==> flow/design.v <==
module exponent_multiplier (
    i_clk, i_rst_n,
    i_load, i_start, i_select,
    i_A, i_B,
    o_done, led_select, o_P,
	seg_i_A_ten, seg_i_A_unit, 
	seg_i_B_ten, seg_i_B_unit, 
	seg_o_P_thousand, seg_o_P_hundred, seg_o_P_ten, seg_o_P_unit
);
    input wire i_clk, i_rst_n;
    input wire i_load, i_start, i_select;
    input [3:0] i_A, i_B;
    output reg o_done, led_select;
    output reg [29:0] o_P;
	output reg [6:0] seg_i_A_ten, seg_i_A_unit;
	output reg [6:0] seg_i_B_ten, seg_i_B_unit;
	output reg [6:0] seg_o_P_thousand, seg_o_P_hundred, seg_o_P_ten, seg_o_P_unit;
    parameter IDLE = 3'b000, LOAD = 3'b001, CALC = 3'b010, FINISH = 3'b011;
    reg [2:0] current_state;
    reg [3:0] reg_A, reg_B;
	reg [3:0] led_reg_A, led_reg_B;
    reg [19:0] reg_A_shift;
    reg [29:0] reg_P_exp;
    reg [7:0] reg_P_mul;
    reg [3:0] counter_exp;
    reg [2:0] index_bit_B;
    reg exp_done, mul_done;
    always @(posedge i_clk or negedge i_rst_n) begin
        if (!i_rst_n) begin
            reg_A <= 4'b0;
            reg_B <= 4'b0;
            reg_P_exp <= 30'b1;
            reg_P_mul <= 8'b0;
            reg_A_shift <= 20'b0;
			led_reg_A <= 4'b0;	
			led_reg_B <= 4'b0;	
            o_done <= 0;
			led_select <= 0;
            o_P <= 30'b0;
            counter_exp <= 4'b0;
            index_bit_B <= 3'b0;
            exp_done <= 0;
            mul_done <= 0;
            current_state <= IDLE;
        end
        else begin
            case (current_state)
                IDLE: begin
                    reg_A <= 4'b0;
                    reg_B <= 4'b0;
                    reg_P_exp <= 30'b1;
                    reg_P_mul <= 8'b0;
                    reg_A_shift <= 20'b0;
                    o_done <= 0;
					led_select <= 0;
                    o_P <= 30'b0;
                    counter_exp <= 4'b0;
                    index_bit_B <= 3'b0;
                    exp_done <= 0;
                    mul_done <= 0;
                    if (!i_load) begin 
                        reg_A <= i_A;
						led_reg_A <= i_A;
                        reg_B <= i_B;
						led_reg_B <= i_B;
                        reg_A_shift <= {16'b0, i_A};
                        current_state <= LOAD;
                    end                    
                end    
                LOAD: begin                    
                    current_state <= (!i_start) ? CALC : LOAD;
                end
                CALC: begin
                    if (i_start) begin
                        if (!exp_done) begin
                            if (counter_exp < reg_B) begin
                                reg_P_exp <= reg_P_exp * reg_A;
                                counter_exp <= counter_exp + 1;
                            end
                            else begin
                                exp_done <= 1;
                            end
                        end
                        if (!mul_done) begin
                            if (index_bit_B < 4) begin
                                if (reg_B[index_bit_B]) begin
                                    reg_P_mul <= reg_P_mul + reg_A_shift[7:0];
                                end
                                reg_A_shift <= reg_A_shift << 1;
                                index_bit_B <= index_bit_B + 1;
                            end
                            else begin
                                mul_done <= 1;
                            end
                        end
                        if (exp_done && mul_done) begin
                            current_state <= FINISH;
                        end
                    end
                end
                FINISH: begin
                    o_done <= 1;
                    led_select <= !i_select;
                    if (!i_select) begin
                        o_P <= reg_P_exp;
                    end
                    else if (i_select) begin
                        o_P <= {22'b0, reg_P_mul};
                    end
                    if (!i_start) begin
                        current_state <= IDLE;
                    end
                end
            endcase
        end
    end
	always @(*) begin                 
		case (led_reg_A % 10)
			4'd0: seg_i_A_unit = 7'b1000000;
			4'd1: seg_i_A_unit = 7'b1111001;
			4'd2: seg_i_A_unit = 7'b0100100;
			4'd3: seg_i_A_unit = 7'b0110000;
			4'd4: seg_i_A_unit = 7'b0011001;
			4'd5: seg_i_A_unit = 7'b0010010;
			4'd6: seg_i_A_unit = 7'b0000010;
			4'd7: seg_i_A_unit = 7'b1111000;
			4'd8: seg_i_A_unit = 7'b0000000;
			4'd9: seg_i_A_unit = 7'b0010000;
			default: seg_i_A_unit = 7'b1000000;
		endcase
		case (led_reg_A / 10)
			4'd0: seg_i_A_ten = 7'b1000000;
			4'd1: seg_i_A_ten = 7'b1111001;
			4'd2: seg_i_A_ten = 7'b0100100;
			4'd3: seg_i_A_ten = 7'b0110000;
			4'd4: seg_i_A_ten = 7'b0011001;
			4'd5: seg_i_A_ten = 7'b0010010;
			4'd6: seg_i_A_ten = 7'b0000010;
			4'd7: seg_i_A_ten = 7'b1111000;
			4'd8: seg_i_A_ten = 7'b0000000;
			4'd9: seg_i_A_ten = 7'b0010000;
			default: seg_i_A_ten = 7'b1000000;
		endcase
		case (led_reg_B % 10)
			4'd0: seg_i_B_unit = 7'b1000000;
			4'd1: seg_i_B_unit = 7'b1111001;
			4'd2: seg_i_B_unit = 7'b0100100;
			4'd3: seg_i_B_unit = 7'b0110000;
			4'd4: seg_i_B_unit = 7'b0011001;
			4'd5: seg_i_B_unit = 7'b0010010;
			4'd6: seg_i_B_unit = 7'b0000010;
			4'd7: seg_i_B_unit = 7'b1111000;
			4'd8: seg_i_B_unit = 7'b0000000;
			4'd9: seg_i_B_unit = 7'b0010000;
			default: seg_i_B_unit = 7'b1000000;
		endcase
		case (led_reg_B / 10)
			4'd0: seg_i_B_ten = 7'b1000000;
			4'd1: seg_i_B_ten = 7'b1111001;
			4'd2: seg_i_B_ten = 7'b0100100;
			4'd3: seg_i_B_ten = 7'b0110000;
			4'd4: seg_i_B_ten = 7'b0011001;
			4'd5: seg_i_B_ten = 7'b0010010;
			4'd6: seg_i_B_ten = 7'b0000010;
			4'd7: seg_i_B_ten = 7'b1111000;
			4'd8: seg_i_B_ten = 7'b0000000;
			4'd9: seg_i_B_ten = 7'b0010000;
			default: seg_i_B_ten = 7'b1000000;
		endcase
		case (o_P % 10)
			4'd0: seg_o_P_unit = 7'b1000000;
			4'd1: seg_o_P_unit = 7'b1111001;
			4'd2: seg_o_P_unit = 7'b0100100;
			4'd3: seg_o_P_unit = 7'b0110000;
			4'd4: seg_o_P_unit = 7'b0011001;
			4'd5: seg_o_P_unit = 7'b0010010;
			4'd6: seg_o_P_unit = 7'b0000010;
			4'd7: seg_o_P_unit = 7'b1111000;
			4'd8: seg_o_P_unit = 7'b0000000;
			4'd9: seg_o_P_unit = 7'b0010000;
			default: seg_o_P_unit = 7'b1000000;
		endcase
		case ((o_P / 10) % 10)
			4'd0: seg_o_P_ten = 7'b1000000;
			4'd1: seg_o_P_ten = 7'b1111001;
			4'd2: seg_o_P_ten = 7'b0100100;
			4'd3: seg_o_P_ten = 7'b0110000;
			4'd4: seg_o_P_ten = 7'b0011001;
			4'd5: seg_o_P_ten = 7'b0010010;
			4'd6: seg_o_P_ten = 7'b0000010;
			4'd7: seg_o_P_ten = 7'b1111000;
			4'd8: seg_o_P_ten = 7'b0000000;
			4'd9: seg_o_P_ten = 7'b0010000;
			default: seg_o_P_ten = 7'b1000000;
		endcase
		case ((o_P / 100) % 10)
			4'd0: seg_o_P_hundred = 7'b1000000;
			4'd1: seg_o_P_hundred = 7'b1111001;
			4'd2: seg_o_P_hundred = 7'b0100100;
			4'd3: seg_o_P_hundred = 7'b0110000;
			4'd4: seg_o_P_hundred = 7'b0011001;
			4'd5: seg_o_P_hundred = 7'b0010010;
			4'd6: seg_o_P_hundred = 7'b0000010;
			4'd7: seg_o_P_hundred = 7'b1111000;
			4'd8: seg_o_P_hundred = 7'b0000000;
			4'd9: seg_o_P_hundred = 7'b0010000;
			default: seg_o_P_hundred = 7'b1000000;
		endcase
		case ((o_P / 1000) % 10)
			4'd0: seg_o_P_thousand = 7'b1000000;
			4'd1: seg_o_P_thousand = 7'b1111001;
			4'd2: seg_o_P_thousand = 7'b0100100;
			4'd3: seg_o_P_thousand = 7'b0110000;
			4'd4: seg_o_P_thousand = 7'b0011001;
			4'd5: seg_o_P_thousand = 7'b0010010;
			4'd6: seg_o_P_thousand = 7'b0000010;
			4'd7: seg_o_P_thousand = 7'b1111000;
			4'd8: seg_o_P_thousand = 7'b0000000;
			4'd9: seg_o_P_thousand = 7'b0010000;
			default: seg_o_P_thousand = 7'b1000000;		
		endcase
    end
endmodule
# Step by step through the tools: exponent_multiplier
# Each step is given for the RTL above and for the edited RTL.
# Lines under "before" count in the file above, lines under "after" in the edited file.
# "change" is "after" less "before", of the values as shown; "rel_change_pct" is that difference over "before", in percent.
# Operators: Yosys type, input widths -> output width; for muxes data width and select width s.
# Cell names lack the library's common part.
# A cell with - has no value.
[design]
top = "exponent_multiplier"
clk_port = "i_clk"
cell_library = "sky130hd"
lib_corner = "tt_025C_1v80"

# Diff
# The edit as a unified diff against the file above.
# The edited RTL no longer does the same as the RTL above: the edit was made by script, with no optimisation intended.
# begin of diff
@@ -26,23 +26,6 @@
     reg [2:0] index_bit_B;
     reg exp_done, mul_done;
-    always @(posedge i_clk or negedge i_rst_n) begin
-        if (!i_rst_n) begin
-            reg_A <= 4'b0;
-            reg_B <= 4'b0;
-            reg_P_exp <= 30'b1;
-            reg_P_mul <= 8'b0;
-            reg_A_shift <= 20'b0;
-			led_reg_A <= 4'b0;	
-			led_reg_B <= 4'b0;	
-            o_done <= 0;
-			led_select <= 0;
-            o_P <= 30'b0;
-            counter_exp <= 4'b0;
-            index_bit_B <= 3'b0;
-            exp_done <= 0;
-            mul_done <= 0;
-            current_state <= IDLE;
-        end
-        else begin
+    always @(posedge i_clk) begin
+        begin
             case (current_state)
                 IDLE: begin
# end of diff

# Elaborated design
# Source: Yosys, flattened and elaborated, memories not mapped. Widths are those after wreduce. Registers that Yosys merges into a memory's read port (data or address) are not register bits. Print and check cells do not count.
# Yosys's memory passes give these memory sizes; they may raise the number of words (mostly to a power of two), join words into wider ones and drop unused or constant bits.
[word_totals]
columns = ["item", "before", "after", "change", "rel_change_pct"]
rows = [
  ["regBits", 106, 106, 0, 0.00],
  ["rom_bits", 896, 896, 0, 0.00],
  ["memories", 8, 8, 0, 0.00],
  ["inputBits", 13, 13, 0, 0.00],
  ["output_inout_bits", 88, 88, 0, 0.00],
  ["word_cells", 124, 122, -2, -1.61],
]
[classes]
columns = ["item", "before", "after", "change", "rel_change_pct"]
rows = [
  ["addsub", 3, 3, 0, 0.00],
  ["mul", 1, 1, 0, 0.00],
  ["div_mod_pow", 11, 11, 0, 0.00],
  ["cmp", 2, 2, 0, 0.00],
  ["equal", 12, 12, 0, 0.00],
  ["shifts", 1, 1, 0, 0.00],
  ["mux", 50, 48, -2, -4.00],
  ["n_logic", 1, 1, 0, 0.00],
  ["n_reduce_logical", 20, 20, 0, 0.00],
]
[memory_table]
columns = ["item", "before", "after"]
rows = [
  ["memory_list", "16 x 7 bit 1R0W; 16 x 7 bit 1R0W; 16 x 7 bit 1R0W; 16 x 7 bit 1R0W; 16 x 7 bit 1R0W; 16 x 7 bit 1R0W; (+2)", "16 x 7 bit 1R0W; 16 x 7 bit 1R0W; 16 x 7 bit 1R0W; 16 x 7 bit 1R0W; 16 x 7 bit 1R0W; 16 x 7 bit 1R0W; (+2)"],
]
# The mark (+n) counts cells that are not listed.
[ops]
columns = ["cell", "before", "after", "change", "rel_change_pct"]
rows = [
  ["$mux 4", 6, 4, -2, -33.33],
]
# Unchanged operator kinds not shown: 39.

# Longest topological paths
# Longest topological path by Yosys (ltp), each cell counted once; first at word level (registers and memories cut), then after technology mapping (sequential cells cut; the memories' decode and read muxes count).
[depth]
columns = ["item", "before", "after", "change", "rel_change_pct"]
rows = [
  ["ltp_word", 6, 6, 0, 0.00],
  ["ABC_AREA", "0", "0", "-", "-"],
  ["ltp_mapped", 146, 78, -68, -46.58],
  ["depth_no_buf", 108, 64, -44, -40.74],
]

# Netlist
# The flow's flattened synthesis, as Yosys stat reports it; memories are mapped. The netlist is that of the ABC_AREA named above (0 if unset); the other value can give another one.
[by_type]
columns = ["cell", "before", "after", "change", "rel_change_pct"]
rows = [
  ["nand2_1", 627, 297, -330, -52.63],
  ["nor2_1", 511, 245, -266, -52.05],
  ["xnor2_1", 341, 131, -210, -61.58],
  ["o21ai_0", 328, 127, -201, -61.28],
  ["a21oi_1", 389, 208, -181, -46.53],
  ["nor3_1", 252, 101, -151, -59.92],
  ["nand3_1", 220, 80, -140, -63.64],
  ["clkbuf_1", 246, 131, -115, -46.75],
  ["dfrtp_1", 105, 0, -105, -100.00],
  ["edfxtp_1", 0, 103, 103, "-"],
  ["xor2_1", 113, 24, -89, -78.76],
  ["nor4_1", 91, 17, -74, -81.32],
  ["nand4_1", 90, 20, -70, -77.78],
  ["a211oi_1", 101, 34, -67, -66.34],
  ["or2_2", 68, 18, -50, -73.53],
  ["and3_1", 77, 28, -49, -63.64],
  ["inv_1", 210, 164, -46, -21.90],
  ["or3_1", 71, 26, -45, -63.38],
]
# Unchanged cell types not shown: 13.
# The list need not be complete.
[mapped]
columns = ["item", "before", "after", "change", "rel_change_pct"]
rows = [
  ["cell_count", 5883, 3072, -2811, -47.78],
  ["synth_area_um2", 40028.4, 23044.6, -16983.8, -42.43],
  ["sequential_area_um2", 2680.1, 3173.0, 492.9, 18.39],
  ["flip_flops", 107, 107, 0, 0.00],
  ["buf_cells", 374, 195, -179, -47.86],
]

# Timing after synthesis
# Path of least setup slack by OpenSTA after synthesis, without wires, with an ideal clock, recovery checks aside; 20% of the period is set as input and as output delay. Where synthesis merged equal registers, the netlist keeps one of their names.
[synth_timing]
columns = ["item", "before", "after", "change", "rel_change_pct"]
rows = [
  ["path_type", "reg-to-output", "reg-to-output", "-", "-"],
  ["startpoint", "register o_P[25]", "register o_P[26]", "-", "-"],
  ["endpoint", "output port seg_o_P_ten[3]", "output port seg_o_P_hundred[4]", "-", "-"],
  ["clock_period_ns", 50.0, 50.0, 0.0, 0.00],
  ["output_delay_ns", 10.000, 10.000, 0.000, 0.00],
  ["launch_ns", 0.000, 0.000, 0.000, "-"],
  ["arrival_time_ns", 32.270, 15.416, -16.854, -52.23],
  ["required_ns", 40.000, 40.000, 0.000, 0.00],
  ["setup_slack_ns", 7.730, 24.584, 16.854, "-"],
  ["path_delay_ns", 32.270, 15.416, -16.854, -52.23],
  ["path_stages", 118, 66, -52, -44.07],
  ["n_path_buf", 16, 6, -10, -62.50],
  ["synth_period_reached_ns", 42.27, 25.416, -16.854, -39.87],
]
# "path_delay_ns" = arrival - input delay + setup time.
# At an output port there is no setup time.
# "path_stages": output pins that drive a net of the path, with the launching flip-flop's if there is one; two outputs of one cell count as two.
# "synth_period_reached_ns" is the clock period less the worst setup slack; recovery checks do not enter. This is arithmetic on one report: input and output delays are still those of the set period (20% each).
# Between the ends stands the longest chain of elaborated cells between them, by number of cells; it is not shown to be the way that was timed. Of several equally long chains one is given.
# Each line given opens the expression or statement behind the cell; cells for indexed reads and writes are added by Yosys, which also makes memories of some case tables.
# The chain passes a memory read, where the word-level depth is cut; so it can be longer than that depth.
# A register here has more assigning lines than the two given.
[synth_via_before]
path_cell_list = "dfrtp_1 buf_6 xor2_2 and2_4 a2111o_1 nand2_2 nand2_1 o211a_1 or4_4 o21a_2 buf_6 a311oi_1 o21ai_1 o22a_1 a32o_1 o211a_4 o21a_1 buf_4 (+82 left out) mux2_1 or4_1 a211o_1 o221a_1 or4_1 a2111o_1 or4b_1 clkbuf_1 or3_1 a21o_1 or4_4 nor3_4 nand3_4 xnor2_1 inv_1 ha_1 mux2i_1 nor2b_1"
elab_chain_len = 4
cells_between = 5
lines_between = 1
cone_classes = "div (2); mux (1); reduce/logical (1); memory (1)"
[synth_rtl_before]
columns = ["item", "line", "source"]
rows = [
  ["start: declaration", 14, "output reg [29:0] o_P;"],
  ["start: assignment", 105, "o_P <= reg_P_exp;"],
  ["start: assignment", 108, "o_P <= {22'b0, reg_P_mul};"],
  ["$div 30x4->32", 183, "case ((o_P / 10) % 10)"],
  ["$mod 32x4->32", 183, ""],
  ["$mem_v2 16x7", 183, ""],
  ["$mux 7", 183, ""],
  ["end: declaration", 17, "output reg [6:0] seg_o_P_thousand, seg_o_P_hundred, seg_o_P_ten, seg_o_P_unit;"],
]
[synth_via_after]
path_cell_list = "edfxtp_1 buf_6 buf_4 o31ai_2 nand2_1 a221oi_2 o31ai_4 a32o_1 a2111oi_2 o21ai_1 a32oi_4 and3_1 buf_2 mux2_2 and2_1 a221oi_2 nand2b_2 a21o_1 (+30 left out) o21a_1 a21o_1 a21o_4 inv_2 xnor2_1 nor3_1 a221o_1 a221o_1 a31oi_4 mux2i_1 a21oi_1 a31oi_1 inv_1 ha_1 mux2_1 a222oi_1 or2_1 a21oi_1"
elab_chain_len = 4
cells_between = 5
lines_between = 1
cone_classes = "div (2); mux (1); reduce/logical (1); memory (1)"
[synth_rtl_after]
columns = ["item", "line", "source"]
rows = [
  ["start: declaration", 14, "output reg [29:0] o_P;"],
  ["start: assignment", 88, "o_P <= reg_P_exp;"],
  ["start: assignment", 91, "o_P <= {22'b0, reg_P_mul};"],
  ["$div 30x7->32", 179, "case ((o_P / 100) % 10)"],
  ["$mod 32x4->32", 179, ""],
  ["$mem_v2 16x7", 179, ""],
  ["$mux 7", 179, ""],
  ["end: declaration", 17, "output reg [6:0] seg_o_P_thousand, seg_o_P_hundred, seg_o_P_ten, seg_o_P_unit;"],
]

# Path in the finished layout
# From the final timing report of the runs of pair A: the path of least setup slack in the routed layout; clock arrival at registers is part of the times.
[layout_timing]
columns = ["item", "before", "after", "change", "rel_change_pct"]
rows = [
  ["path_type", "reg-to-output", "reg-to-output", "-", "-"],
  ["startpoint", "register o_P[29]", "register o_P[25]", "-", "-"],
  ["endpoint", "output port seg_o_P_ten[2]", "output port seg_o_P_hundred[4]", "-", "-"],
  ["clock_period_ns", 50.0, 50.0, 0.0, 0.00],
  ["output_delay_ns", 10.00, 10.00, 0.00, 0.00],
  ["launch_ns", 0.37, 0.36, -0.01, -2.70],
  ["arrival_time_ns", 38.05, 21.98, -16.07, -42.23],
  ["required_ns", 40.00, 40.00, 0.00, 0.00],
  ["setup_slack_ns", 1.95, 18.02, 16.07, "-"],
  ["path_stages", 112, 61, -51, -45.54],
  ["n_path_buf", 11, 1, -10, -90.91],
]
# Between the ends stands the longest chain of elaborated cells between them, by number of cells; it is not shown to be the way that was timed. Of several equally long chains one is given.
# The chain passes a memory read, where the word-level depth is cut; so it can be longer than that depth.
# A register here has more assigning lines than the two given.
[layout_via_before]
path_cell_list = "dfrtp_4 buf_6 or2_1 o211a_1 o31ai_4 a221oi_2 o21ai_0 o22ai_1 or4_4 o21a_4 mux2i_1 o32ai_2 or2_1 nor2_1 buf_4 o311ai_4 o21ai_4 buf_4 (+76 left out) nor4_1 mux2_1 or4_1 a211o_1 o221a_1 or4_1 a2111o_1 or4b_1 or3_1 a21o_1 or4_4 nor3_4 a31oi_1 xor2_1 a21boi_0 nand4_2 nor3_2 clkdlybuf4s50_1"
elab_chain_len = 4
cells_between = 5
lines_between = 1
cone_classes = "div (2); mux (1); reduce/logical (1); memory (1)"
[layout_rtl_before]
columns = ["item", "line", "source"]
rows = [
  ["start: declaration", 14, "output reg [29:0] o_P;"],
  ["start: assignment", 105, "o_P <= reg_P_exp;"],
  ["start: assignment", 108, "o_P <= {22'b0, reg_P_mul};"],
  ["$div 30x4->32", 183, "case ((o_P / 10) % 10)"],
  ["$mod 32x4->32", 183, ""],
  ["$mem_v2 16x7", 183, ""],
  ["$mux 7", 183, ""],
  ["end: declaration", 17, "output reg [6:0] seg_o_P_thousand, seg_o_P_hundred, seg_o_P_ten, seg_o_P_unit;"],
]
[layout_via_after]
path_cell_list = "edfxtp_1 inv_1 o2111a_1 a41oi_1 nand3_1 a22oi_1 a2bb2oi_1 o211ai_1 o22ai_1 o2111ai_1 and3_1 a221o_1 or3_1 o211ai_1 o21ai_2 a31oi_4 o21ai_0 a31oi_1 (+25 left out) nand2_2 a221oi_2 or2_1 inv_2 maj3_1 mux2i_1 nand2_1 a31oi_4 mux2i_1 a21oi_1 a31oi_1 inv_1 ha_1 mux2_1 a222oi_1 or2_1 a21oi_1 clkdlybuf4s50_1"
elab_chain_len = 4
cells_between = 5
lines_between = 1
cone_classes = "div (2); mux (1); reduce/logical (1); memory (1)"
[layout_rtl_after]
columns = ["item", "line", "source"]
rows = [
  ["start: declaration", 14, "output reg [29:0] o_P;"],
  ["start: assignment", 88, "o_P <= reg_P_exp;"],
  ["start: assignment", 91, "o_P <= {22'b0, reg_P_mul};"],
  ["$div 30x7->32", 179, "case ((o_P / 100) % 10)"],
  ["$mod 32x4->32", 179, ""],
  ["$mem_v2 16x7", 179, ""],
  ["$mux 7", 179, ""],
  ["end: declaration", 17, "output reg [6:0] seg_o_P_thousand, seg_o_P_hundred, seg_o_P_ten, seg_o_P_unit;"],
]

# Measured runs
# Runs of the flow (Yosys, OpenROAD) on both versions; the two runs of a pair have the same settings. The constraints put input and output delay at 20% of the set period each and load the outputs with 0.01 pF.
[settings_pair_A]
CORE_UTILIZATION = 40
PLACE_DENSITY = 0.6
period_ns = 50.0
CAP_MARGIN = 20
CORE_MARGIN = 2
SLEW_MARGIN = 20
[measured_pair_A]
columns = ["item", "before", "after", "change", "rel_change_pct"]
rows = [
  ["post_synth_area_um2", 40028.4, 23044.6, -16983.8, -42.43],
  ["design.die.area_um2", 102618.0, 59548.2, -43069.8, -41.97],
  ["final_cell_area_um2", 43371.6, 24652.4, -18719.2, -43.16],
  ["setup_worst_slack_ns", 1.951, 18.021, 16.070, "-"],
  ["final_hold_ws_ns", 0.499, 0.440, -0.059, "-"],
]
[settings_pair_B]
CORE_UTILIZATION = 34
CTS_CLUSTER_DIAMETER = 193
CTS_CLUSTER_SIZE = 93
GPL_ROUTABILITY_DRIVEN = 1
MAX_ROUTING_LAYER = "met5"
PLACE_DENSITY_LB_ADDON = 0.03
SLEW_MARGIN = 30
period_ns = 37.0
CAP_MARGIN = 20
CORE_MARGIN = 2
[measured_pair_B]
columns = ["item", "before", "after", "change", "rel_change_pct"]
rows = [
  ["post_synth_area_um2", 40028.4, 23044.6, -16983.8, -42.43],
  ["design.die.area_um2", 120492.0, 69875.6, -50616.4, -42.01],
  ["final_cell_area_um2", 59585.9, 24911.4, -34674.5, -58.19],
  ["setup_worst_slack_ns", -2.738, 7.714, 10.452, "-"],
  ["final_hold_ws_ns", 0.495, 0.441, -0.054, "-"],
]
